==> flow/design.v <==
module fifo_simple #(
  parameter DP = 32,
  parameter DW = 24,
  parameter CUT_READY = 1,
  parameter ZEROOUT_WHENEMPTY = 0
) (
  input               clk,
  input               rst_n,
  input               w_req,
  output              unfull,
  input  [DW-1:0]     data_i,
  input               r_req,
  output              unempty,
  output [DW-1:0]     data_o
);
localparam AW = $clog2(DP);
reg [DW-1:0] mem [0:DP-1];
reg [AW-1:0] wptr;
reg [AW-1:0] rptr;
reg [AW:0]   cnt;
wire do_w = w_req & unfull;
wire do_r = r_req & unempty;
assign unfull  = (cnt != DP);
assign unempty = (cnt != 0);
assign data_o  = (ZEROOUT_WHENEMPTY != 0 && !unempty) ? {DW{1'b0}} : mem[rptr];
always @(posedge clk) begin
  if (do_w)
    mem[wptr] <= data_i;
end
always @(posedge clk) begin
  if (!rst_n) begin
    wptr <= 0;
    rptr <= 0;
    cnt  <= 0;
  end else begin
    if (do_w)
      wptr <= (wptr == DP-1) ? {AW{1'b0}} : wptr + 1'b1;
    if (do_r)
      rptr <= (rptr == DP-1) ? {AW{1'b0}} : rptr + 1'b1;
    case ({do_w, do_r})
      2'b10: cnt <= cnt + 1'b1;
      2'b01: cnt <= cnt - 1'b1;
      default: cnt <= cnt;
    endcase
  end
end
endmodule
module axis_1553_decoder #(
    parameter clock_speed = 20000000,
    parameter sample_rate = 2000000,
    parameter bit_slice_offset = 0,
    parameter invert_data = 0,
    parameter sample_select = 0
  ) 
  (
    input   aclk,
    input   arstn,
    input   parity_set,  
    output reg  [15:0]  m_axis_tdata,
    output reg          m_axis_tvalid,
    output reg  [7:0]   m_axis_tuser,
    input               m_axis_tready,
    input       [1:0]   diff
  );
    localparam integer base_1553_clock_rate = 1000000;
    localparam integer samples_per_mhz = sample_rate / base_1553_clock_rate;
    localparam integer cycles_per_mhz = clock_speed / base_1553_clock_rate;
    localparam integer delay_time = cycles_per_mhz * 4;
    localparam integer samples_to_skip = ((cycles_per_mhz > samples_per_mhz) ? cycles_per_mhz / samples_per_mhz : 0);
    localparam integer round_sample_select = ((sample_select == 0) ? samples_to_skip/2 : sample_select % samples_to_skip);
    localparam integer bit_rate_per_mhz = samples_per_mhz;
    localparam integer round_bit_slice_offset = ((cycles_per_mhz > samples_per_mhz) ? ((bit_slice_offset == 0) ? bit_rate_per_mhz/4 : bit_slice_offset % bit_rate_per_mhz) : 0);
    localparam integer sync_pulse_len = bit_rate_per_mhz * 3;
    localparam integer bits_per_trans = 20;
    localparam integer synth_bits_per_trans = (bits_per_trans*bit_rate_per_mhz);
    localparam diff_wait    = 5'h01;
    localparam data_cap     = 5'h03;
    localparam data_reduce  = 5'h07;
    localparam parity_gen   = 5'h0F;
    localparam trans        = 5'h1F;
    localparam error        = 5'h00;
    localparam [sync_pulse_len-1:0]sync_cmd_stat = {{sync_pulse_len/2{1'b0}}, {sync_pulse_len/2{1'b1}}};
    localparam [sync_pulse_len-1:0]sync_data     = {{sync_pulse_len/2{1'b1}}, {sync_pulse_len/2{1'b0}}};
    localparam cmd_data = 3'b010;
    localparam cmd_cmnd = 3'b100;
    localparam [(bit_rate_per_mhz)-1:0]bit_pattern = {{bit_rate_per_mhz/2{1'b1}}, {bit_rate_per_mhz/2{1'b0}}};
    localparam [synth_bits_per_trans-1:0]synth_clk = {bits_per_trans{bit_pattern}};
    integer bit_slice_index;
    reg [synth_bits_per_trans-1:0] reg_data;
    reg parity_bit;
    reg delay_bit;
    reg [4:0]  state;
    reg [15:0] data;
    reg [7:0]  cmd;
    reg [1:0]  p_diff;
    reg [clogb2(samples_to_skip):0]        skip_counter;
    reg [clogb2(delay_time)-1:0]           pause_counter;
    reg [clogb2(synth_bits_per_trans)-1:0] trans_counter;
    always @(posedge aclk) begin
      if(arstn == 1'b0) begin
        pause_counter <= delay_time-1;
      end else begin
        case (state)
          data_cap, diff_wait: begin
            pause_counter <= delay_time-1;
            if(diff[0] == diff[1]) begin
              pause_counter <= pause_counter - 1;
              if(pause_counter == 0) begin
                pause_counter <= 0;
              end
            end
          end
          default:
            pause_counter <= delay_time-1;
        endcase
      end
    end
    always @(posedge aclk) begin
      if(arstn == 1'b0) begin
        m_axis_tdata  <= 0;
        m_axis_tvalid <= 0;
        m_axis_tuser  <= 0;
      end else begin
        m_axis_tdata <= m_axis_tdata;
        m_axis_tvalid<= m_axis_tvalid;
        m_axis_tuser <= m_axis_tuser;
        case (state)
                  trans: begin
            m_axis_tdata  <= data;
            m_axis_tuser  <= cmd;
            m_axis_tvalid <= 1'b1;
          end
                          default: begin
            if(m_axis_tready == 1'b1) begin
              m_axis_tdata  <= 0;
              m_axis_tvalid <= 0;
              m_axis_tuser  <= 0;
            end
          end
          endcase
      end
    end
    always @(posedge aclk) begin
      if(arstn == 1'b0) begin
        state           <= error;
        data            <= 0;
        cmd             <= 0;
        parity_bit      <= 0;
        delay_bit       <= 0;
            end else begin
        case (state)
          diff_wait: begin
            state <= diff_wait;
            cmd           <= 0;
            data          <= 0;
            parity_bit    <= 0;
            delay_bit     <= 0;
            if(pause_counter == 0) begin
              delay_bit <= 1'b1;
            end
            if((diff[0] ^ diff[1]) && (skip_counter == 0)) begin
              state <= data_cap;
            end
          end
          data_cap: begin
            state <= data_cap;
                                if(trans_counter == 0) begin
              if(reg_data[synth_bits_per_trans-1:synth_bits_per_trans-sync_pulse_len] == sync_cmd_stat) begin
                state <= data_reduce;
                cmd[7:5] <= cmd_cmnd;
              end
              if(reg_data[synth_bits_per_trans-1:synth_bits_per_trans-sync_pulse_len] == sync_data) begin
                state <= data_reduce;
                cmd[7:5] <= cmd_data;
              end
            end
                      if(pause_counter == 0) begin
              state <= diff_wait;
              cmd   <= 0;
            end
          end
          data_reduce: begin
            state <= parity_gen;
            for(bit_slice_index = 0; bit_slice_index < 16; bit_slice_index = bit_slice_index + 1) begin
              data[bit_slice_index] <= (invert_data > 0 ? ~reg_data[bit_rate_per_mhz*(bit_slice_index+1)+round_bit_slice_offset] : reg_data[bit_rate_per_mhz*(bit_slice_index+1)+round_bit_slice_offset]);
            end
            parity_bit <= (invert_data > 0 ? ~reg_data[round_bit_slice_offset] : reg_data[round_bit_slice_offset]);
            cmd[1] <= (invert_data > 0 ? 1'b1 : 1'b0);
            cmd[2] <= delay_bit;
          end
          parity_gen: begin
            state <= trans;
            cmd[0] <= ~(~(^data) ^ parity_bit ^ parity_set);
          end
          trans:
            state <= diff_wait;
          default:
            state <= diff_wait;
        endcase
      end
    end
    always @(posedge aclk) begin
      if(arstn == 1'b0) begin
        p_diff        <= 2'b11;
        skip_counter  <= 0;
      end else begin
        p_diff <= diff;
        case (state)
          diff_wait, data_cap: begin
            skip_counter <= (samples_to_skip == 0 ? 0 : (skip_counter + 1) % samples_to_skip);          if((state == diff_wait) && (diff[0] == diff[1])) begin
              skip_counter <= skip_counter;
            end
            if((pause_counter == 0) && (diff[0] == diff[1])) begin
              skip_counter <= 0;
            end
            if((p_diff[0] == 0) && (diff[0] == 1)) begin
              skip_counter <= 0;
            end
            if((p_diff[1] == 0) && (diff[1] == 1)) begin
              skip_counter <= 0;
            end
          end
          error: begin
            p_diff        <= 2'b11;
            skip_counter  <= 0;
          end
          default: begin
            skip_counter <= (samples_to_skip == 0 ? 0 : (skip_counter + 1) % samples_to_skip);
          end
        endcase
      end
    end
      always @(posedge aclk) begin
      if(arstn == 1'b0) begin
        reg_data      <= synth_clk;
        trans_counter <= synth_bits_per_trans-1;
      end else begin
        case (state)
                  data_cap: begin
            if(skip_counter == round_sample_select) begin
              reg_data <= {reg_data[synth_bits_per_trans-2:0], p_diff[0]};
              trans_counter <= trans_counter - 1;
            end
            if((pause_counter == 0) && (diff[0] == diff[1])) begin
              reg_data <= synth_clk;
            end
            if(trans_counter == 0) begin
              trans_counter <= 0;
            end
          end
          trans: begin
            reg_data      <= synth_clk;
            trans_counter <= synth_bits_per_trans-1;
          end
          error: begin
            reg_data      <= synth_clk;
            trans_counter <= synth_bits_per_trans-1;
          end
          default: begin
            trans_counter <= synth_bits_per_trans-1;
          end
        endcase
      end
    end
    function integer clogb2;
      input [31:0] value;
      begin
          value = value - 1;
          for (clogb2 = 0; value > 0; clogb2 = clogb2 + 1) begin
              value = value >> 1;
          end
      end
    endfunction
endmodule
module axis_1553_encoder #(
    parameter clock_speed = 2000000,
    parameter sample_rate = 2000000
) 
(
    input aclk,
    input arstn,
    input parity_set,  
    input   [15:0]  s_axis_tdata,
    input           s_axis_tvalid,
    input   [7:0]   s_axis_tuser,
    output          s_axis_tready,
    output  reg [1:0]   diff,
    output  reg         en_diff
);
    localparam integer base_1553_clock_rate = 1000000;
    localparam integer samples_per_mhz = sample_rate / base_1553_clock_rate;
    localparam integer cycles_per_mhz = clock_speed / base_1553_clock_rate;
    localparam integer samples_to_skip = ((cycles_per_mhz > samples_per_mhz) ? cycles_per_mhz / samples_per_mhz - 1 : 0); 
    localparam integer bit_rate_per_mhz = samples_per_mhz;
    localparam integer delay_time = cycles_per_mhz * 4;
    localparam integer sync_pulse_len = bit_rate_per_mhz * 3;
    localparam integer bits_per_trans = 20;
    localparam integer synth_bits_per_trans = (bits_per_trans*bit_rate_per_mhz);
    localparam [(bit_rate_per_mhz)-1:0]bit_pattern = {{bit_rate_per_mhz/2{1'b1}}, {bit_rate_per_mhz/2{1'b0}}};
    localparam [synth_bits_per_trans-1:0]synth_clk = {bits_per_trans{bit_pattern}};
    localparam data_cap     = 3'd1;
    localparam data_invert  = 3'd2;
    localparam parity_gen   = 3'd3;
    localparam process_data = 4;
    localparam pause_ck     = 3'd5;
    localparam trans        = 3'd6;
    localparam error        = 3'd0;
    localparam [sync_pulse_len-1:0]sync_cmd_stat = {{sync_pulse_len/2{1'b0}}, {sync_pulse_len/2{1'b1}}};
    localparam [sync_pulse_len-1:0]sync_data     = {{sync_pulse_len/2{1'b1}}, {sync_pulse_len/2{1'b0}}};
    localparam cmd_data = 3'b010;
    localparam cmd_cmnd = 3'b100;
    localparam enable_diff_output = 1'b1;
    integer xor_index;
    integer cycle_index;
    reg [synth_bits_per_trans-1:0]reg_data;
    reg parity_bit;
    reg [2:0]  state;
    reg [15:0] data;
    reg [15:0] r_data;
    reg [7:0]  cmd;
    reg [clogb2(samples_to_skip):0]         skip_counter;
    reg [clogb2(delay_time)-1:0]            pause_counter;
    reg [clogb2(synth_bits_per_trans)-1:0]  trans_counter;
    reg [clogb2(synth_bits_per_trans)-1:0]  prev_trans_counter;
    assign s_axis_tready = (state == data_cap ? arstn : 0);
    always @(posedge aclk) begin
      if(arstn == 1'b0) begin
        pause_counter <= delay_time-1;
      end else begin
        case (state)
          trans:
            pause_counter <= delay_time-1;
          default: begin
            pause_counter <= pause_counter - 1;
            if(pause_counter == 0) begin
              pause_counter <= 0;
            end
          end
        endcase
      end
    end
    always @(posedge aclk) begin
      if(arstn == 1'b0) begin
        data        <= 0;
        cmd         <= 0;
      end else begin
        case (state)
          data_cap: begin
            if(s_axis_tvalid == 1'b1) begin
              data <= s_axis_tdata;
              cmd  <= s_axis_tuser;
            end
          end
          trans: begin
            data <= 0;
            cmd  <= 0;
          end
          default:begin
            data <= data;
            cmd  <= cmd;
          end
        endcase
      end
    end
    always @(posedge aclk) begin
      if(arstn == 1'b0) begin
        state       <= error;
        parity_bit  <= 0;
        reg_data    <= synth_clk;
      end else begin
        case (state)
          data_cap: begin
            state <= data_cap;
            reg_data <= synth_clk;
            parity_bit <= 0;
            r_data     <= 0;
            if(s_axis_tvalid == 1'b1) begin
              state <= data_invert;
            end
          end
          data_invert: begin
            state <= parity_gen;
            r_data <= data;
            if(cmd[1] == 1'b1) begin
              r_data <= ~data;
            end
          end
          parity_gen: begin
            state <= process_data;
            parity_bit <= (^r_data) ^ parity_set;
          end
          process_data: begin
            state <= pause_ck;
            if(cmd[2] == 1'b0) begin
                state <= trans;
            end
            case (cmd[7:5])
              cmd_data:
                reg_data[synth_bits_per_trans-1:synth_bits_per_trans-sync_pulse_len] <= sync_data;
              cmd_cmnd:
                reg_data[synth_bits_per_trans-1:synth_bits_per_trans-sync_pulse_len] <= sync_cmd_stat;
              default:
                reg_data[synth_bits_per_trans-1:synth_bits_per_trans-sync_pulse_len] <= 0;
            endcase
            reg_data[bit_rate_per_mhz-1:0] <= reg_data[bit_rate_per_mhz-1:0] ^ {bit_rate_per_mhz{parity_bit}} ^ {bit_rate_per_mhz{cmd[0]}};
            for(xor_index = 0; xor_index < 16; xor_index = xor_index + 1) begin
              for(cycle_index = (bit_rate_per_mhz*xor_index)+(bit_rate_per_mhz); cycle_index < (bit_rate_per_mhz*xor_index)+(bit_rate_per_mhz*2); cycle_index = cycle_index + 1)
                reg_data[cycle_index] <= reg_data[cycle_index] ^ r_data[xor_index];
            end
          end
          pause_ck: begin
            state <= pause_ck;
            if(pause_counter == 0) begin
              state <= trans;
            end
          end
          trans: begin
            state <= trans;
            if((trans_counter == 0) && (prev_trans_counter == 0) && (skip_counter == samples_to_skip)) begin
              state <= data_cap;
            end
          end
          default:
            state <= data_cap;
        endcase
      end
    end
    always @(posedge aclk) begin
      if(arstn == 1'b0) begin
        diff                <= 0;
        en_diff             <= ~enable_diff_output;
        trans_counter       <= synth_bits_per_trans-1;
        prev_trans_counter  <= synth_bits_per_trans-1;
      end 
      else begin
        prev_trans_counter <= trans_counter;
        case (state)
          trans: begin
            skip_counter <= skip_counter + 1;
            en_diff <= enable_diff_output;
            diff[0] <= reg_data[trans_counter];
            diff[1] <= ~reg_data[trans_counter];
            if(skip_counter == samples_to_skip) begin
              trans_counter <= trans_counter - 1;
              skip_counter <= 0;
            end
                      if(trans_counter == 0) begin
              trans_counter <= 0;
            end
          end
          default: begin
                      diff                <= 0;
            skip_counter        <= 0;
            en_diff             <= ~enable_diff_output;
            trans_counter       <= synth_bits_per_trans-1;
            prev_trans_counter  <= synth_bits_per_trans-1;
          end
          endcase
      end
    end
    function integer clogb2;
      input [31:0] value;
      begin
          value = value - 1;
          for (clogb2 = 0; value > 0; clogb2 = clogb2 + 1) begin
              value = value >> 1;
          end
      end
    endfunction
endmodule
module Core_1553B
(
  input clk,
  input rst_n,
  input parity_set,
  input  r_fifo_rd,
  output r_fifo_unempty,
  output [23:0] r_fifo_data,
  input  w_fifo_wd,
  output w_fifo_unfull,
  input  [23:0] w_fifo_data,
  input  [1:0] rx_1553,
  output [1:0] tx_1553,
  output en_tx_1553
);
wire [15:0]   m1553_decoder_data;
wire          m1553_decoder_valid;
wire [ 7:0]   m1553_decoder_user;
wire          m1553_decoder_ready;
wire [15:0]   m1553_encoder_data;
wire          m1553_encoder_valid;
wire [ 7:0]   m1553_encoder_user;
wire          m1553_encoder_ready;
axis_1553_decoder mil1553_decoder (
  .aclk(clk),
  .arstn(rst_n),
  .parity_set   (parity_set),
  .m_axis_tdata(m1553_decoder_data),
  .m_axis_tvalid(m1553_decoder_valid),
  .m_axis_tuser(m1553_decoder_user),
  .m_axis_tready(m1553_decoder_ready),
  .diff(rx_1553)
);
fifo_simple #(
  .DP           (32),
  .DW           (16+8),
  .CUT_READY    (1),
  .ZEROOUT_WHENEMPTY  (0)
) decoder_fifo (
  .clk        (clk),
  .rst_n      (rst_n),
  .w_req      (m1553_decoder_valid),
  .unfull     (m1553_decoder_ready),
  .data_i     ({m1553_decoder_user, m1553_decoder_data}),
  .r_req      (r_fifo_rd),
  .unempty    (r_fifo_unempty),
  .data_o     (r_fifo_data)
);
axis_1553_encoder mil1553_encoder (
  .aclk(clk),
  .arstn(rst_n),
  .parity_set   (parity_set),
  .s_axis_tdata(m1553_encoder_data),
  .s_axis_tvalid(m1553_encoder_valid),
  .s_axis_tuser(m1553_encoder_user),
  .s_axis_tready(m1553_encoder_ready),
  .diff(tx_1553),
  .en_diff(en_tx_1553)
);
fifo_simple #(
  .DP           (32),
  .DW           (16+8),
  .CUT_READY    (1),
  .ZEROOUT_WHENEMPTY  (0)
) encoder_fifo (
  .clk        (clk),
  .rst_n      (rst_n),
  .w_req      (w_fifo_wd),
  .unfull     (w_fifo_unfull),
  .data_i     (w_fifo_data),
  .r_req      (m1553_encoder_ready),
  .unempty    (m1553_encoder_valid),
  .data_o     ({m1553_encoder_user, m1553_encoder_data})
);
endmodule
module APB_Slave_Interface#(
    parameter DATAWIDTH = 32,
    parameter REGSNUM = 8
)(
    APB_CLK,
    APB_RESETn,
    APB_RDATA,
    APB_READY,
    APB_SLVERR,
    APB_STRB,
    APB_PROT,
    APB_ADDR,
    APB_ENABLE,
    APB_WRITE,
    APB_WDATA,
    APB_SEL,
    RegsDataOut,
    RegsDataIn,
    beWrdOut,
    beReadOut,
    RegsAddrOut
);
function integer clogb2( 
    input integer data
);
begin
    if(data == 0)
        clogb2 = 1;
    else if(data != 0)
        for(clogb2 = 0; data > 0;clogb2 = clogb2 + 1)
            data = data >> 1;
end
endfunction
localparam REGS_ADDRWIDTH = clogb2(REGSNUM-1);
localparam ADDR_LSB = (DATAWIDTH/32) + 1;
localparam APB_STRB_WIDTH = (DATAWIDTH<=32) ? 4 : 8;
input                               APB_CLK;
input                               APB_RESETn;
output       [DATAWIDTH-1 : 0]      APB_RDATA;
output                              APB_READY;
output                              APB_SLVERR;
input wire  [APB_STRB_WIDTH-1 : 0]  APB_STRB;
input wire  [2 : 0]                 APB_PROT;
input wire                          APB_ENABLE;
input wire                          APB_WRITE;
input wire  [DATAWIDTH-1 : 0]       APB_WDATA;
input wire  [DATAWIDTH-1 : 0]       APB_ADDR;
input wire                          APB_SEL;
output wire [DATAWIDTH*REGSNUM-1 : 0]  RegsDataOut;
input wire  [DATAWIDTH*REGSNUM-1 : 0]  RegsDataIn;
output reg                              beWrdOut;
output reg                              beReadOut;
output reg  [REGS_ADDRWIDTH-1 : 0]      RegsAddrOut;
wire        [REGS_ADDRWIDTH-1 : 0]      regsAddr;
assign regsAddr = APB_ADDR[REGS_ADDRWIDTH+ADDR_LSB-1 : ADDR_LSB];
reg [DATAWIDTH-1 : 0] APB_RDATA_R;
reg APB_READY_R;
reg APB_SLVERR_R;
assign APB_RDATA = APB_RDATA_R;
assign APB_READY = APB_READY_R;
assign APB_SLVERR = APB_SLVERR_R;
reg [DATAWIDTH-1 : 0] DeviceRegs [REGSNUM-1 : 0];
wire [DATAWIDTH-1:0] DeviceRegs_r [REGSNUM-1 : 0];
genvar i;
generate
    for(i=0; i<REGSNUM; i = i+1) begin: link_regs
        assign RegsDataOut[(i+1)*DATAWIDTH-1 : i*DATAWIDTH] = DeviceRegs[i];
        assign DeviceRegs_r[i] = RegsDataIn[(i+1)*DATAWIDTH-1 : i*DATAWIDTH];
    end
endgenerate
localparam First  = 2'd0;
localparam Second = 2'd1;
localparam Third  = 2'd2;
reg [1 : 0] APBState;
integer k;
always @(posedge APB_CLK or negedge APB_RESETn )
begin
    if (!APB_RESETn) begin
        APBState <= First;
        APB_RDATA_R <= 0;
        APB_READY_R <= 0;
        APB_SLVERR_R <= 0;
        RegsAddrOut <= 0;
        beWrdOut <= 0;
        beReadOut <= 0;
        for(k=0; k<REGSNUM; k=k+1)begin
            DeviceRegs[k] <= 0;
        end
    end
    else begin
        case(APBState)
            First: begin
                if(APB_SEL && (regsAddr < REGSNUM)) begin
                    RegsAddrOut <= regsAddr;
                    APBState <= Second;
                end
            end
            Second: begin
                if(APB_ENABLE) begin
                    if(APB_WRITE) begin
                        beWrdOut <= 1;
                        DeviceRegs[regsAddr] <= APB_WDATA;
                    end
                    else begin
                        beReadOut <= 1;
                        APB_RDATA_R <= DeviceRegs_r[RegsAddrOut];
                    end
                    APB_READY_R <= 1;
                    APB_SLVERR_R <= 0;
                    APBState <= Third;
                end
            end
            Third: begin
                APB_READY_R <= 0;
                APB_SLVERR_R <= 0;
                beWrdOut <= 0;
                beReadOut <= 0;
                APBState <= First;
            end
            default: APBState <= First;
        endcase
    end
end
endmodule
module Top_1553B_APB
(
  APB_CLK,
  APB_RESETn,
  APB_RDATA,
  APB_READY,
  APB_SLVERR,
  APB_STRB,
  APB_PROT, 
  APB_ADDR,
  APB_ENABLE,
  APB_WRITE,
  APB_WDATA,
  APB_SEL,
  rx0_1553,
  tx0_1553,
  tx0_en,
  rx1_1553,
  tx1_1553,
  tx1_en
);
localparam DATAWIDTH = 32;
localparam APB_STRB_WIDTH = 8;
localparam REGSNUM = 8;
localparam REGS_ADDRWIDTH = 3;
input                               APB_CLK;
input                               APB_RESETn;
output [DATAWIDTH-1 : 0]            APB_RDATA;
output                              APB_READY;
output                              APB_SLVERR;
input  [APB_STRB_WIDTH-1 : 0]       APB_STRB;
input  [2 : 0]                      APB_PROT;
input  [DATAWIDTH-1 : 0]            APB_ADDR;
input                               APB_ENABLE;
input                               APB_WRITE;
input  [DATAWIDTH-1 : 0]            APB_WDATA;
input                               APB_SEL;
input     [1:0] rx0_1553;
output    [1:0] tx0_1553;
output    tx0_en;
input     [1:0] rx1_1553;
output    [1:0] tx1_1553;
output    tx1_en;
wire [DATAWIDTH*REGSNUM-1 : 0]    RegsDataOut;
wire [DATAWIDTH*REGSNUM-1 : 0]    RegsDataIn;
wire                              beWrdOut;
wire                              beReadOut;
wire [REGS_ADDRWIDTH-1 : 0]       RegsAddrOut;
APB_Slave_Interface#(
    .DATAWIDTH  (DATAWIDTH),
    .REGSNUM    (REGSNUM)
)APB_Inter_inst(
    .APB_CLK(APB_CLK),
    .APB_RESETn(APB_RESETn),
    .APB_RDATA(APB_RDATA),
    .APB_READY(APB_READY),
    .APB_SLVERR(APB_SLVERR),
    .APB_STRB(APB_STRB),
    .APB_PROT(APB_PROT), 
    .APB_ADDR(APB_ADDR),
    .APB_ENABLE(APB_ENABLE),
    .APB_WRITE(APB_WRITE),
    .APB_WDATA(APB_WDATA),
    .APB_SEL(APB_SEL),
    .RegsDataOut (RegsDataOut),
    .RegsDataIn  (RegsDataIn),
    .beWrdOut    (beWrdOut),
    .beReadOut   (beReadOut),
    .RegsAddrOut (RegsAddrOut)
);
wire [DATAWIDTH-1:0] rxreg_one_read;
assign RegsDataIn[3*DATAWIDTH-1 : 2*DATAWIDTH]= rxreg_one_read;
wire rxreg_one_read_sel = beReadOut & (RegsAddrOut == 2);
assign rxreg_one_read[30:24] = 0;
wire [DATAWIDTH-1:0] txreg_one_write = RegsDataOut[4*DATAWIDTH-1 : 3*DATAWIDTH];
wire txreg_one_write_sel = beWrdOut & (RegsAddrOut == 3);
wire [DATAWIDTH-1:0] txreg_one_read;
assign RegsDataIn[4*DATAWIDTH-1 : 3*DATAWIDTH] = txreg_one_read;
assign txreg_one_read[31:1] = 0;
assign RegsDataIn[2*DATAWIDTH-1 : 0] = 0;
assign RegsDataIn[DATAWIDTH*REGSNUM-1 : 4*DATAWIDTH] = 0;
assign tx1_1553 = 2'b00;
assign tx1_en = 1'b0;
Core_1553B CoreOne_inst
(
  .clk              (APB_CLK),
  .rst_n            (APB_RESETn),
  .parity_set       (1'b0),
  .r_fifo_rd        (rxreg_one_read_sel),
  .r_fifo_unempty   (rxreg_one_read[31]),
  .r_fifo_data      (rxreg_one_read[23:0]),
  .w_fifo_wd        (txreg_one_write_sel),
  .w_fifo_unfull    (txreg_one_read[0]),
  .w_fifo_data      (txreg_one_write[23:0]),
  .rx_1553          (rx0_1553),
  .tx_1553          (tx0_1553),
  .en_tx_1553       (tx0_en)
);
endmodule
## Step by step through the tools: Top_1553B_APB

Tool output for the design above, in the order of the flow.
Line numbers count from 1 in the design file above.
Library cell names are shortened.
The mark n/a stands for no value.

- Top: Top_1553B_APB
- Clock: APB_CLK
- Cell library: sky130hd
- Corner: tt_025C_1v80

## Word level

Counts by Yosys on the flattened word-level netlist (proc, flatten, opt, wreduce). Print and check cells are left out.
Memory sizes are those after Yosys's memory passes, which may raise the word count (mostly to a power of two), join words into wider ones and drop unused or constant bits.

- $add $sub $neg: 14
- Multipliers: 0
- Divide/modulo/power cells: 1
- Magnitude comparators: 1
- Eq/ne operators: 47
- Shift operators: 1
- Multiplexer cells: 134
- Bitwise operators: 54
- Reduce/logical cells: 66

Operator list:

| kind | count |
|---|---|
| 32-bit by 4-bit modulo with 32-bit output with constant B | 1 |
| 1-bit parallel mux with 2-bit select | 55 |
| 32-bit parallel mux with 3-bit select | 1 |
| 40-bit parallel mux with 2-bit select | 1 |
| 40-bit two-way mux | 2 |
| 5-bit two-way mux | 14 |
| 16-bit parallel mux with 2-bit select | 2 |
| 16-bit two-way mux | 4 |
| 24-bit two-way mux | 2 |
| 6-bit parallel mux with 2-bit select | 4 |
| 40-bit by 6-bit variable part select with 1-bit output | 1 |
| 1-bit XOR | 34 |
| 33-bit by 1-bit adder with 33-bit output with constant B | 1 |
| 33-bit zero test | 1 |
| 16-bit parity | 2 |
| 3-bit two-way mux | 10 |
| 2-bit nonzero test | 14 |
| 5-bit == test with constant B | 5 |
| 2-bit AND reduction | 12 |
| 3-bit == test with constant B | 8 |
| 6-bit by 1-bit subtractor with 6-bit output with constant B | 4 |
| 8-bit two-way mux | 3 |
| 6-bit two-way mux | 4 |
| 5-bit by 1-bit adder with 5-bit output with constant B | 4 |
| 5-bit parallel mux with 4-bit select | 1 |
| 3-bit by 2-bit == test with 1-bit output with constant B | 6 |
| 6-bit zero test | 3 |
| 3-bit parallel mux with 6-bit select | 1 |

Not listed: further kinds 46, cells in them 118.

- Register bits: 348
- Latch bits: 0
- Bits in writable memories: 1536
- ROM bits: 0
- Clocked read ports x word width: 48
- Memories kept: 2
- Bits of input ports: 84
- Output and inout port bits: 40
- Word-level cells: 367

Memories:

| memory | words | bits a word | rd ports | wr ports | line | RTL |
|---|---|---|---|---|---|---|
| CoreOne_inst.decoder_fifo.mem | 32 | 24 | 1 | 1 | 17 | `reg [DW-1:0] mem [0:DP-1];` |
| CoreOne_inst.encoder_fifo.mem | 32 | 24 | 1 | 1 | 17 |  |

## Depth

Yosys ltp: most cells in a row. Word level: on the elaborated netlist, between registers, memories and ports. Mapped: between sequential cells and ports; inverters and the memories' decode and read muxes count.

- Word-level depth: 7
- ABC_AREA: 0
- Depth in mapped cells: 15
- Depth with buffers taken out: 13

## After synthesis

Yosys stat after the flow's synthesis: flattened, memories mapped to cells. It holds for the ABC_AREA given above (unset counts as 0); a run with the other value may have another netlist.
The area totals of this step are shown rounded.

- Standard cells after synthesis: 3522
- Chip area (Yosys): 66000 um2
- Area of sequential cells: 48000 um2
- Flip-flop cells: 1681
- Buffers: 199

Cells by type:

| type | count | area in all (um2) |
|---|---|---|
| edfxtp_1 | 1393 | 4.18E+04 |
| mux4_2 | 431 | 9706.81 |
| dfxtp_1 | 236 | 4.72E+03 |
| dfrtp_1 | 51 | 1.28E+03 |
| nor2_1 | 212 | 795.763 |
| xor2_1 | 75 | 656.88 |
| nand2_1 | 168 | 630.605 |
| mux2i_1 | 52 | 520.499 |
| ha_1 | 39 | 487.968 |
| a21oi_1 | 87 | 435.418 |
| xnor2_1 | 48 | 420.403 |
| clkbuf_1 | 105 | 394.128 |
| o21ai_0 | 70 | 350.336 |
| a22o_1 | 33 | 289.027 |
| mux2_2 | 25 | 281.52 |
| nand3_1 | 51 | 255.245 |
| buf_4 | 31 | 232.723 |
| nor3_1 | 45 | 225.216 |

Other cell types: 58; their cells: 370.
The figures by module come from a second, unflattened synthesis with its own total; it is not the netlist above.

- Cell total of the unflattened synthesis: 5123
- Area (unflattened synthesis): 85000 um2

Each row is one instance without its submodules.

Modules:

| module | instances | cells | area (um2) | sequential area (um2) |
|---|---|---|---|---|
| fifo_simple | 2 | 1534 | 30000 | 23000 |
| APB_Slave_Interface | 1 | 941 | 13000 | 7400 |
| axis_1553_encoder | 1 | 589 | 6100 | 3200 |
| axis_1553_decoder | 1 | 519 | 4600 | 2200 |
| Top_1553B_APB | 1 | 6 | 50 | 0.0 |
| Core_1553B | 1 | 0 | 0.0 | 0.0 |

## Worst setup path after synthesis

Path of least setup slack by OpenSTA after synthesis, without wires, with an ideal clock, recovery checks aside; 20% of the period is set as input and as output delay. Where synthesis merged equal registers, the netlist keeps one of their names.

- Kind: input port to flip-flop
- Start: input port APB_RESETn
- End: register CoreOne_inst.encoder_fifo.cnt[5]
- Clock period: 10000 ps
- External input delay: 2000 ps
- Library setup time: 72 ps
- Time at the first pin: 2000 ps
- Data arrival time: 4408 ps
- Data required time: 9928 ps
- Slack: 5520 ps
- Path delay: 2480 ps
- Stages: 13
- Buffers on the path: 3
- Synthesis period reached: 4480 ps

"path delay" is the arrival time less input delay plus setup time.
"stages": output pins that drive a net of the path, with the launching flip-flop's if there is one; two outputs of one cell count as two.
"synthesis period reached" = period - worst setup slack (recovery checks aside). The figure is calculated, with input and output delays left at 20% of the set period.
Between the ends stands the longest chain of elaborated cells between them, by number of cells; it is not shown to be the way that was timed. Of several equally long chains one is given.
A line is the first line of the expression or statement that the cell stems from. Yosys adds cells for indexed reads and writes and turns some case tables into memories.
At most two assigning lines are given for a register; there are more.

- Cell sequence: clkbuf_1 clkinv_1 clkbuf_1 buf_1 nor2_1 ha_1 ha_1 a21o_1 a21oi_1 o21bai_1 a21oi_1 mux2i_1 mux2i_1
- Cells in the longest elaborated chain: 4
- Elaborated cells on any way between the ends: 6
- Source lines of those cells: 3
- Classes of those cells: eq/ne: 2; mux: 2; logic: 1; reduce/logical: 1

RTL lines, path post-synthesis:

| element | line | RTL |
|---|---|---|
| start, declared | 696 | `input                               APB_RESETn;` |
| 1-bit two-way mux | 325 | `assign s_axis_tready = (state == data_cap ? arstn : 0);` |
| 1-bit AND | 22 | `wire do_r = r_req & unempty;` |
| 2-bit by 1-bit == test with 1-bit output | 40 | `case ({do_w, do_r})` |
| 6-bit parallel mux with 2-bit select | 40 |  |
| end, assigned | 41 | `2'b10: cnt <= cnt + 1'b1;` |
| end, assigned | 42 | `2'b01: cnt <= cnt - 1'b1;` |
| end, declared | 20 | `reg [AW:0]   cnt;` |

Some nets on the timed path still bear RTL names; the line given drives or declares the net.

Named nets, post-synthesis:

| signal | line |
|---|---|
| CoreOne_inst.encoder_fifo.do_r | 22 |

## Path in the finished layout

Path of least setup slack in the final report of record 1 (OpenROAD, finished layout, wires in). Where an end is a register, its clock arrival counts in the times.
The report prints the path's times to 10 ps; the period is as set.

- Kind: flip-flop to flip-flop
- Start: register CoreOne_inst.mil1553_decoder.skip_counter[0]
- End: register CoreOne_inst.mil1553_decoder.skip_counter[2]
- Clock period: 4390 ps
- Library setup time: 60 ps
- Time at the first pin: 810 ps
- Data arrival time: 4620 ps
- Data required time: 5140 ps
- Slack: 520 ps
- Stages: 14
- Buffers on the path: 2

Between the ends stands the longest chain of elaborated cells between them, by number of cells; it is not shown to be the way that was timed. Of several equally long chains one is given.
At most two assigning lines are given for a register; there are more.

- Cell sequence: dfxtp_1 ha_1 clkbuf_1 nand3_1 xor2_1 ha_1 and4b_1 o21ai_0 nand4bb_1 and3_1 clkbuf_1 ha_1 o311ai_0 a32o_1
- Cells in the longest elaborated chain: 7
- Elaborated cells on any way between the ends: 7
- Classes of those cells: add/sub: 1; div: 1; mux: 5

RTL lines, path after layout:

| element | line | RTL |
|---|---|---|
| start, declared | 96 | `reg [clogb2(samples_to_skip):0]        skip_counter;` |
| start, assigned | 210 | `skip_counter <= (samples_to_skip == 0 ? 0 : (skip_counter + 1) % samples_to_skip);          if((state == diff_ ...` |
| start, assigned | 211 | `skip_counter <= skip_counter;` |
| 5-bit by 1-bit adder with 6-bit output | 210 |  |
| 32-bit by 4-bit modulo with 32-bit output | 210 |  |
| 5-bit two-way mux | 210 |  |
| 5-bit two-way mux | 213 | `if((pause_counter == 0) && (diff[0] == diff[1])) begin` |
| 5-bit two-way mux | 216 | `if((p_diff[0] == 0) && (diff[0] == 1)) begin` |
| 5-bit two-way mux | 219 | `if((p_diff[1] == 0) && (diff[1] == 1)) begin` |
| 5-bit parallel mux with 2-bit select | 208 | `case (state)` |
| end, assigned | 210 |  |
| end, assigned | 211 |  |
| end, declared | 96 |  |

Lab notebook: Top_1553B_APB

Record of 2 stored runs of the RTL-to-layout flow on Top_1553B_APB, platform sky130hd. The runs are unordered. Constraints: input delay and output delay 20% of the set period each, output load 0.01 pF.
"period achieved" means the clock period less the worst setup slack. The figure is calculated, with input and output delays left at 20% of the set period.
"critical path time" is the time allowed to the run's worst setup path (the clock period less input and output delay, where it has them) less its slack. Clock arrival times count: a late capture clock shortens it, a late launch clock lengthens it.
"power consumption" rests on the timing tool's default activity at the inputs, not on a simulated workload.
"critical path time" is given in steps of 10 ps.
The results are shown rounded.

### Record 1

==> flow/run.sh <==
#!/bin/bash
# the make line also repeats the synthesis and layout settings of config.mk as NAME=value (left out here)
make -C /OpenROAD-flow-scripts/flow DESIGN_CONFIG=/design/flow/config.mk WORK_HOME=/design/flow/orfs CLKGATE_MAP_FILE= finish
==> flow/config.mk <==
export PLATFORM = sky130hd
export DESIGN_NAME = Top_1553B_APB
export DESIGN_NICKNAME = Top_1553B_APB
export VERILOG_FILES = /design/flow/design.v
export SDC_FILE = /design/flow/constraint.sdc
export NUM_CORES = 4
export LEC_CHECK = 0
export ABC_AREA = 0
export CAP_MARGIN = 20
export CELL_PAD_IN_SITES_DETAIL_PLACEMENT = 1
export CELL_PAD_IN_SITES_GLOBAL_PLACEMENT = 1
export CORE_ASPECT_RATIO = 1.47
export CORE_MARGIN = 10
export CORE_UTILIZATION = 48
export CTS_CLUSTER_DIAMETER = 332
export GPL_ROUTABILITY_DRIVEN = 0
export GPL_TIMING_DRIVEN = 0
export MAX_ROUTING_LAYER = met5
export MIN_ROUTING_LAYER = met1
export SETUP_SLACK_MARGIN = -0.0
export SLEW_MARGIN = 40
export TNS_END_PERCENT = 75
==> flow/constraint.sdc <==
create_clock -name core_clock -period 4.39 [get_ports {APB_CLK}]
set_input_delay 0.8780 -clock core_clock [delete_from_list [all_inputs] [get_ports {APB_CLK}]]
set_output_delay 0.8780 -clock core_clock [all_outputs]
set_load 0.01 [all_outputs]

Results of record 1:
- Post-route setup TNS: 0 ps
- Post-layout utilization: 0.56
- Period achieved: 3873 ps
- Critical path time: 3870 ps
- Worst path kind: flip-flop to flip-flop
- Power consumption: 34 mW
- Total die area: 150000 um2
- Chip area in the Yosys report: 66000 um2
- Standard-cell area after routing: 76000 um2
- Lowest setup slack: 520 ps

### Record 2

==> flow/run.sh <==
#!/bin/bash
# the make line also repeats the synthesis and layout settings of config.mk as NAME=value (left out here)
make -C /OpenROAD-flow-scripts/flow DESIGN_CONFIG=/design/flow/config.mk WORK_HOME=/design/flow/orfs CLKGATE_MAP_FILE= finish
==> flow/config.mk <==
export PLATFORM = sky130hd
export DESIGN_NAME = Top_1553B_APB
export DESIGN_NICKNAME = Top_1553B_APB
export VERILOG_FILES = /design/flow/design.v
export SDC_FILE = /design/flow/constraint.sdc
export NUM_CORES = 4
export LEC_CHECK = 0
export ABC_AREA = 1
export CAP_MARGIN = 20
export CELL_PAD_IN_SITES_DETAIL_PLACEMENT = 2
export CORE_ASPECT_RATIO = 1.74
export CORE_MARGIN = 5
export CORE_UTILIZATION = 49
export CTS_CLUSTER_DIAMETER = 262
export CTS_CLUSTER_SIZE = 68
export GPL_ROUTABILITY_DRIVEN = 0
export HOLD_SLACK_MARGIN = 0.08
export PLACE_DENSITY_LB_ADDON = 0.19
export SLEW_MARGIN = 40
export TNS_END_PERCENT = 65
==> flow/constraint.sdc <==
create_clock -name core_clock -period 10.0 [get_ports {APB_CLK}]
set_input_delay 2.0000 -clock core_clock [delete_from_list [all_inputs] [get_ports {APB_CLK}]]
set_output_delay 2.0000 -clock core_clock [all_outputs]
set_load 0.01 [all_outputs]

Results of record 2:
- Post-route setup TNS: 0 ps
- Post-layout utilization: 0.52
- Period achieved: 4565 ps
- Critical path time: 2560 ps
- Worst path kind: input port to flip-flop
- Power consumption: 13 mW
- Total die area: 150000 um2
- Chip area in the Yosys report: 69000 um2
- Standard-cell area after routing: 73000 um2
- Lowest setup slack: 5400 ps
